==> flow/design.v <==
module softmax_4 (
    input wire clk,
    input wire reset,
    input wire start,
    input wire [15:0] in0, in1, in2, in3,     
    output reg [7:0] out0, out1, out2, out3, 
    output reg done
);
    parameter IDLE = 2'd0, EXP = 2'd1, DIVIDE = 2'd2, DONE = 2'd3;
    reg [1:0] state;
    reg [15:0] exp0, exp1, exp2, exp3;
    wire [17:0] sum_exp;
    reg [7:0] result0, result1, result2, result3;
    always @(posedge clk or posedge reset) begin
        if (reset)
            state <= IDLE;
        else begin
            case (state)
                IDLE:    state <= (start) ? EXP : IDLE;
                EXP:     state <= DIVIDE;
                DIVIDE:  state <= DONE;
                DONE:    state <= IDLE;
                default: state <= IDLE;
            endcase
        end
    end
    wire [31:0] x_sq0, x_sq1, x_sq2, x_sq3;
    assign x_sq0 = in0 * in0;
    assign x_sq1 = in1 * in1;
    assign x_sq2 = in2 * in2;
    assign x_sq3 = in3 * in3;
    assign sum_exp = exp0 + exp1 + exp2 + exp3;
    always @(posedge clk) begin
        if (reset) begin
            exp0 <= 0; exp1 <= 0; exp2 <= 0; exp3 <= 0;
            done <= 0;
        end else begin
            case (state)
                EXP: begin
                    exp0 <= 16'd256 + in0 + (x_sq0 >> 9);
                    exp1 <= 16'd256 + in1 + (x_sq1 >> 9);
                    exp2 <= 16'd256 + in2 + (x_sq2 >> 9);
                    exp3 <= 16'd256 + in3 + (x_sq3 >> 9);
                end
                DIVIDE: begin
                    if (sum_exp != 0) begin
                        result0 <= ({8'd0, exp0} * 24'd255) / sum_exp;
                        result1 <= ({8'd0, exp1} * 24'd255) / sum_exp;
                        result2 <= ({8'd0, exp2} * 24'd255) / sum_exp;
                        result3 <= ({8'd0, exp3} * 24'd255) / sum_exp;
                    end else begin
                        result0 <= 0;
                        result1 <= 0;
                        result2 <= 0;
                        result3 <= 0;
                    end
                end
                DONE: begin
                    out0 <= result0;
                    out1 <= result1;
                    out2 <= result2;
                    out3 <= result3;
                    done <= 1;
                end
                default: begin
                    done <= 0;
                end
            endcase
        end
    end
endmodule
Reports on softmax_4
What the tools print for softmax_4, step after step.
Lines are those of the file above, counted from 1.
A cell with n/a has no value.
Inputs
  design top: softmax_4
  clock: clk
  standard-cell library: sky130hd
  library corner: tt_025C_1v80

Word-level counts
Counts by Yosys on the flattened word-level netlist (proc, flatten, opt, wreduce; memories kept). Register bits leave out memories and registers merged into their read ports (data or address). Print and check cells are left out. Cells with the same type and inputs are merged into one.
Operators by class
  add/subtract/negate cells: 11
  $mul: 8
  divide/modulo/power cells: 4
  equal/unequal tests: 3
  multiplexer cells: 3
  bitwise operators: 1
  reductions and logical operators: 5
Operator list (count)
  24-bit by 18-bit divider with 24-bit output: 4
  16-bit by 16-bit multiplier with 25-bit output: 4
  16-bit by 8-bit multiplier with 24-bit output with constant B: 4
  16-bit adder: 4
  9-bit by 16-bit adder with 16-bit output with constant A: 4
  17-bit by 16-bit adder with 18-bit output: 1
  18-bit by 16-bit adder with 18-bit output: 1
  18-bit nonzero test: 1
  16-bit by 16-bit adder with 17-bit output: 1
  2-bit parallel mux with 4-bit select: 1
  2-bit equality test with constant B: 2
  2-bit AND reduction: 2
  2-bit by 1-bit equality test with 1-bit output with constant B: 1
  2-bit zero test: 1
  2-bit OR reduction: 1
  1-bit parallel mux with 2-bit select: 1
  1-bit inverter: 1
  1-bit two-way mux: 1
Storage and ports
  bits in registers: 131
  input bits: 67
  output and inout port bits: 33
  elaborated cells: 49

Longest topological paths
Depth = most cells in a row (Yosys ltp): at word level without a register or memory, in the mapped netlist without a sequential cell, where the memories' decode and read muxes count.
Logic depth
  depth after elaboration: 4
  ABC_AREA: 0
  gate-level depth with buffers: 308
  mapped depth without buffers: 283

Mapped cells and area
The flow's flattened synthesis, as Yosys stat reports it; memories are mapped. The netlist is that of the ABC_AREA named above (0 if unset); the other value can give another one.
Synthesis totals
  cells in the netlist: 12311
  cell area after synthesis: 98509.5 sq um
  sequential area: 3324.4 sq um
  flip-flops: 133
  buffers: 281
Cell types
  sky130_fd_sc_hd__ha_1: count 1717, total area 2.15E+04 sq um
  sky130_fd_sc_hd__fa_1: count 916, total area 1.83E+04 sq um
  sky130_fd_sc_hd__inv_1: count 1480, total area 5.56E+03 sq um
  sky130_fd_sc_hd__nor2_1: count 1117, total area 4.19E+03 sq um
  sky130_fd_sc_hd__xnor2_1: count 451, total area 3.95E+03 sq um
  sky130_fd_sc_hd__mux2_2: count 346, total area 3.9E+03 sq um
  sky130_fd_sc_hd__o21a_1: count 517, total area 3.88E+03 sq um
  sky130_fd_sc_hd__a21oi_1: count 632, total area 3.16E+03 sq um
  sky130_fd_sc_hd__nand2_1: count 838, total area 3.15E+03 sq um
  sky130_fd_sc_hd__nor3_1: count 566, total area 2.83E+03 sq um
  sky130_fd_sc_hd__o21ai_0: count 480, total area 2.4E+03 sq um
  sky130_fd_sc_hd__a21o_1: count 311, total area 2.33E+03 sq um
  sky130_fd_sc_hd__edfxtp_1: count 64, total area 1.92E+03 sq um
  sky130_fd_sc_hd__xor2_1: count 218, total area 1.91E+03 sq um
  sky130_fd_sc_hd__and2_1: count 265, total area 1657.84 sq um
  sky130_fd_sc_hd__dfxtp_1: count 65, total area 1.3E+03 sq um
  sky130_fd_sc_hd__mux2i_1: count 106, total area 1.06E+03 sq um
  sky130_fd_sc_hd__o31ai_1: count 139, total area 1.04E+03 sq um
Other cell types: 105; their cells: 2083.

Timing after synthesis
Source: OpenSTA report_checks on the synthesized netlist (no wires, ideal clock, input and output delay 20% of the period each), path of least setup slack; recovery checks are left aside. Register names are those of the netlist, which keeps one name where synthesis merged equal registers.
Timing path after synthesis
  path kind: register -> register
  start: register exp1[2]
  end: register result3[0]
  clock period: 60.0 ns
  library setup time: 0.292 ns
  time at the first pin: 0.000 ns
  arrival: 62.043 ns
  required time: 59.708 ns
  path slack: -2.334 ns
  delay of the path: 62.335 ns
  driving pins on the path: 284
  buffers on the path: 24
  period reached after synthesis: 62.334 ns
"delay of the path" = arrival - input delay + setup time.
"driving pins on the path" counts driving pins, that of a launching flip-flop among them; a cell with two outputs on the path counts twice.
"period reached after synthesis" is the clock period less the worst setup slack; recovery checks do not enter. This is arithmetic on one report: input and output delays are still those of the set period (20% each).
The rows between start and end are the longest chain of elaborated cells between them; the timing report does not say that the signal goes this way. Where chains are equally long, one stands for them.
Each line given opens the expression or statement behind the cell; cells for indexed reads and writes are added by Yosys, which also makes memories of some case tables.
On the way, after synthesis
  cell sequence: sky130_fd_sc_hd__dfxtp_1 -> sky130_fd_sc_hd__fa_1 -> sky130_fd_sc_hd__fa_1 -> sky130_fd_sc_hd__ha_1 -> sky130_fd_sc_hd__a21o_1 -> sky130_fd_sc_hd__a21oi_1 -> sky130_fd_sc_hd__xnor2_1 -> sky130_fd_sc_hd__o211ai_4 -> sky130_fd_sc_hd__or4_4 -> sky130_fd_sc_hd__nor4_4 -> sky130_fd_sc_hd__nand2_2 -> sky130_fd_sc_hd__nor2_1 -> sky130_fd_sc_hd__a21oi_1 -> sky130_fd_sc_hd__ha_1 -> sky130_fd_sc_hd__o21a_1 -> sky130_fd_sc_hd__nor2_1 -> sky130_fd_sc_hd__o31ai_1 -> sky130_fd_sc_hd__o31ai_2 -> [... 248 more ...] -> sky130_fd_sc_hd__nor2_8 -> sky130_fd_sc_hd__buf_6 -> sky130_fd_sc_hd__mux2_1 -> sky130_fd_sc_hd__ha_1 -> sky130_fd_sc_hd__nor2b_1 -> sky130_fd_sc_hd__o21ai_0 -> sky130_fd_sc_hd__nand2b_1 -> sky130_fd_sc_hd__a21oi_1 -> sky130_fd_sc_hd__nor2b_1 -> sky130_fd_sc_hd__o21ai_0 -> sky130_fd_sc_hd__nand2b_1 -> sky130_fd_sc_hd__a21oi_1 -> sky130_fd_sc_hd__o31ai_1 -> sky130_fd_sc_hd__a21o_1 -> sky130_fd_sc_hd__a21oi_1 -> sky130_fd_sc_hd__o311ai_0 -> sky130_fd_sc_hd__a21oi_1 -> sky130_fd_sc_hd__a21oi_1
  length of the longest elaborated chain: 4
  elaborated cells between the ends (all ways): 5
  source lines of those cells: 3
  classes of those cells: add/sub (3); div (1); reduce/logical (1)
Ends and longest elaborated chain, after synthesis
  from (decl): line 11  | reg [15:0] exp0, exp1, exp2, exp3;
  from (assign): line 35  | exp0 <= 0; exp1 <= 0; exp2 <= 0; exp3 <= 0;
  from (assign): line 41  | exp1 <= 16'd256 + in1 + (x_sq1 >> 9);
  16-bit by 16-bit adder with 17-bit output: line 32  | assign sum_exp = exp0 + exp1 + exp2 + exp3;
  17-bit by 16-bit adder with 18-bit output: line 32
  18-bit by 16-bit adder with 18-bit output: line 32
  24-bit by 18-bit divider with 24-bit output: line 50  | result3 <= ({8'd0, exp3} * 24'd255) / sum_exp;
  to (assign): line 50
  to (assign): line 55  | result3 <= 0;
  to (decl): line 13  | reg [7:0] result0, result1, result2, result3;

Path in the finished layout
Path of least setup slack in the final report of flow run A (OpenROAD, finished layout, wires in). Where an end is a register, its clock arrival counts in the times.
Timing path post-layout
  path kind: register -> register
  start: register exp2[12]
  end: register result2[0]
  clock period: 57.9 ns
  library setup time: 0.29 ns
  time at the first pin: 0.54 ns
  arrival: 55.37 ns
  required time: 58.17 ns
  path slack: 2.80 ns
  driving pins on the path: 279
  buffers on the path: 14
The rows between start and end are the longest chain of elaborated cells between them; the timing report does not say that the signal goes this way. Where chains are equally long, one stands for them.
On the way, post-layout
  cell sequence: sky130_fd_sc_hd__dfxtp_1 -> sky130_fd_sc_hd__fa_2 -> sky130_fd_sc_hd__fa_1 -> sky130_fd_sc_hd__inv_1 -> sky130_fd_sc_hd__fa_1 -> sky130_fd_sc_hd__inv_1 -> sky130_fd_sc_hd__fa_1 -> sky130_fd_sc_hd__ha_1 -> sky130_fd_sc_hd__nand4_1 -> sky130_fd_sc_hd__nor2_1 -> sky130_fd_sc_hd__nand2_1 -> sky130_fd_sc_hd__or3_1 -> sky130_fd_sc_hd__a31oi_4 -> sky130_fd_sc_hd__xnor2_2 -> sky130_fd_sc_hd__ha_1 -> sky130_fd_sc_hd__a41oi_1 -> sky130_fd_sc_hd__a21oi_1 -> sky130_fd_sc_hd__ha_1 -> [... 243 more ...] -> sky130_fd_sc_hd__buf_4 -> sky130_fd_sc_hd__mux2_2 -> sky130_fd_sc_hd__ha_1 -> sky130_fd_sc_hd__o21ai_0 -> sky130_fd_sc_hd__nand2b_1 -> sky130_fd_sc_hd__a21oi_1 -> sky130_fd_sc_hd__nor2b_1 -> sky130_fd_sc_hd__o21ai_0 -> sky130_fd_sc_hd__nand2b_1 -> sky130_fd_sc_hd__a21oi_2 -> sky130_fd_sc_hd__o31ai_1 -> sky130_fd_sc_hd__a21oi_1 -> sky130_fd_sc_hd__nor2b_1 -> sky130_fd_sc_hd__o21ai_0 -> sky130_fd_sc_hd__nand2b_1 -> sky130_fd_sc_hd__a21oi_1 -> sky130_fd_sc_hd__and3_1 -> sky130_fd_sc_hd__a31oi_1
  length of the longest elaborated chain: 3
  elaborated cells between the ends (all ways): 5
  source lines of those cells: 3
  classes of those cells: add/sub (2); mul (1); div (1); reduce/logical (1)
Ends and longest elaborated chain, post-layout
  from (decl): line 11  | reg [15:0] exp0, exp1, exp2, exp3;
  from (assign): line 35  | exp0 <= 0; exp1 <= 0; exp2 <= 0; exp3 <= 0;
  from (assign): line 42  | exp2 <= 16'd256 + in2 + (x_sq2 >> 9);
  17-bit by 16-bit adder with 18-bit output: line 32  | assign sum_exp = exp0 + exp1 + exp2 + exp3;
  18-bit by 16-bit adder with 18-bit output: line 32
  24-bit by 18-bit divider with 24-bit output: line 49  | result2 <= ({8'd0, exp2} * 24'd255) / sum_exp;
  to (assign): line 49
  to (assign): line 54  | result2 <= 0;
  to (decl): line 13  | reg [7:0] result0, result1, result2, result3;

Wiki page: softmax_4 / flow data

Measured data: module softmax_4, platform sky130hd, 3 stored runs of the flow under differing settings, order arbitrary. Input and output delays are each 20% of the period that was set; the output load is 0.01 pF.
"worst setup path time (ns)" means the part of the period allowed to the worst setup path (the constraints hold back 20% at inputs and 20% at outputs) less its slack; where the path has registers, the arrival times of their clocks count too.
By "finish__power__total" is meant OpenSTA's value without simulated activity: inputs other than the clock are taken to toggle once in ten clock periods, and the tool carries that through the logic.

Flow files of flow run A
==> flow/run.sh <==
#!/bin/bash
# the make line also repeats the synthesis and layout settings of config.mk as NAME=value (left out here)
make -C /OpenROAD-flow-scripts/flow DESIGN_CONFIG=/design/flow/config.mk WORK_HOME=/design/flow/orfs CLKGATE_MAP_FILE= finish
==> flow/config.mk <==
export PLATFORM = sky130hd
export DESIGN_NAME = softmax_4
export DESIGN_NICKNAME = softmax_4
export VERILOG_FILES = /design/flow/design.v
export SDC_FILE = /design/flow/constraint.sdc
export NUM_CORES = 4
export LEC_CHECK = 0
export CAP_MARGIN = 20
export CORE_MARGIN = 2
export CORE_UTILIZATION = 40
export SLEW_MARGIN = 20
==> flow/constraint.sdc <==
create_clock -name core_clock -period 57.9 [get_ports {clk}]
set_input_delay 11.5800 -clock core_clock [delete_from_list [all_inputs] [get_ports {clk}]]
set_output_delay 11.5800 -clock core_clock [all_outputs]
set_load 0.01 [all_outputs]

report of flow run A
yosys chip area after synthesis (um^2): 98509.5
finish__design__die__area: 250260.0
finish__design__instance__area__stdcell: 115183.0
finish__timing__setup__ws: 2.804
finish__timing__hold__ws: 0.418
finish__power__total: 5.767e-03
worst setup path time (ns): 55.10
worst setup path kind: register -> register

Flow files of flow run B
==> flow/run.sh <==
#!/bin/bash
# the make line also repeats the synthesis and layout settings of config.mk as NAME=value (left out here)
make -C /OpenROAD-flow-scripts/flow DESIGN_CONFIG=/design/flow/config.mk WORK_HOME=/design/flow/orfs CLKGATE_MAP_FILE= finish
==> flow/config.mk <==
export PLATFORM = sky130hd
export DESIGN_NAME = softmax_4
export DESIGN_NICKNAME = softmax_4
export VERILOG_FILES = /design/flow/design.v
export SDC_FILE = /design/flow/constraint.sdc
export NUM_CORES = 4
export LEC_CHECK = 0
export ABC_AREA = 0
export CAP_MARGIN = 40
export CELL_PAD_IN_SITES_GLOBAL_PLACEMENT = 1
export CORE_ASPECT_RATIO = 0.54
export CORE_MARGIN = 3
export CORE_UTILIZATION = 36
export GPL_TIMING_DRIVEN = 0
export MAX_ROUTING_LAYER = met4
export MIN_ROUTING_LAYER = met2
export PLACE_DENSITY_LB_ADDON = 0.24
export SLEW_MARGIN = 5
export TNS_END_PERCENT = 5
==> flow/constraint.sdc <==
create_clock -name core_clock -period 97.2 [get_ports {clk}]
set_input_delay 19.4400 -clock core_clock [delete_from_list [all_inputs] [get_ports {clk}]]
set_output_delay 19.4400 -clock core_clock [all_outputs]
set_load 0.01 [all_outputs]

report of flow run B
yosys chip area after synthesis (um^2): 98509.5
finish__design__die__area: 280251.0
finish__design__instance__area__stdcell: 107887.0
finish__timing__setup__ws: 10.984
finish__timing__hold__ws: 0.373
finish__power__total: 3.614e-03
worst setup path time (ns): 86.22
worst setup path kind: register -> register

Flow files of flow run C
==> flow/run.sh <==
#!/bin/bash
# the make line also repeats the synthesis and layout settings of config.mk as NAME=value (left out here)
make -C /OpenROAD-flow-scripts/flow DESIGN_CONFIG=/design/flow/config.mk WORK_HOME=/design/flow/orfs CLKGATE_MAP_FILE= finish
==> flow/config.mk <==
export PLATFORM = sky130hd
export DESIGN_NAME = softmax_4
export DESIGN_NICKNAME = softmax_4
export VERILOG_FILES = /design/flow/design.v
export SDC_FILE = /design/flow/constraint.sdc
export NUM_CORES = 4
export LEC_CHECK = 0
export CAP_MARGIN = 20
export CORE_MARGIN = 2
export CORE_UTILIZATION = 40
export SLEW_MARGIN = 20
==> flow/constraint.sdc <==
create_clock -name core_clock -period 99.1 [get_ports {clk}]
set_input_delay 19.8200 -clock core_clock [delete_from_list [all_inputs] [get_ports {clk}]]
set_output_delay 19.8200 -clock core_clock [all_outputs]
set_load 0.01 [all_outputs]

report of flow run C
yosys chip area after synthesis (um^2): 98509.5
finish__design__die__area: 250260.0
finish__design__instance__area__stdcell: 104177.0
finish__timing__setup__ws: 29.606
finish__timing__hold__ws: 0.398
finish__power__total: 3.308e-03
worst setup path time (ns): 69.49
worst setup path kind: register -> register
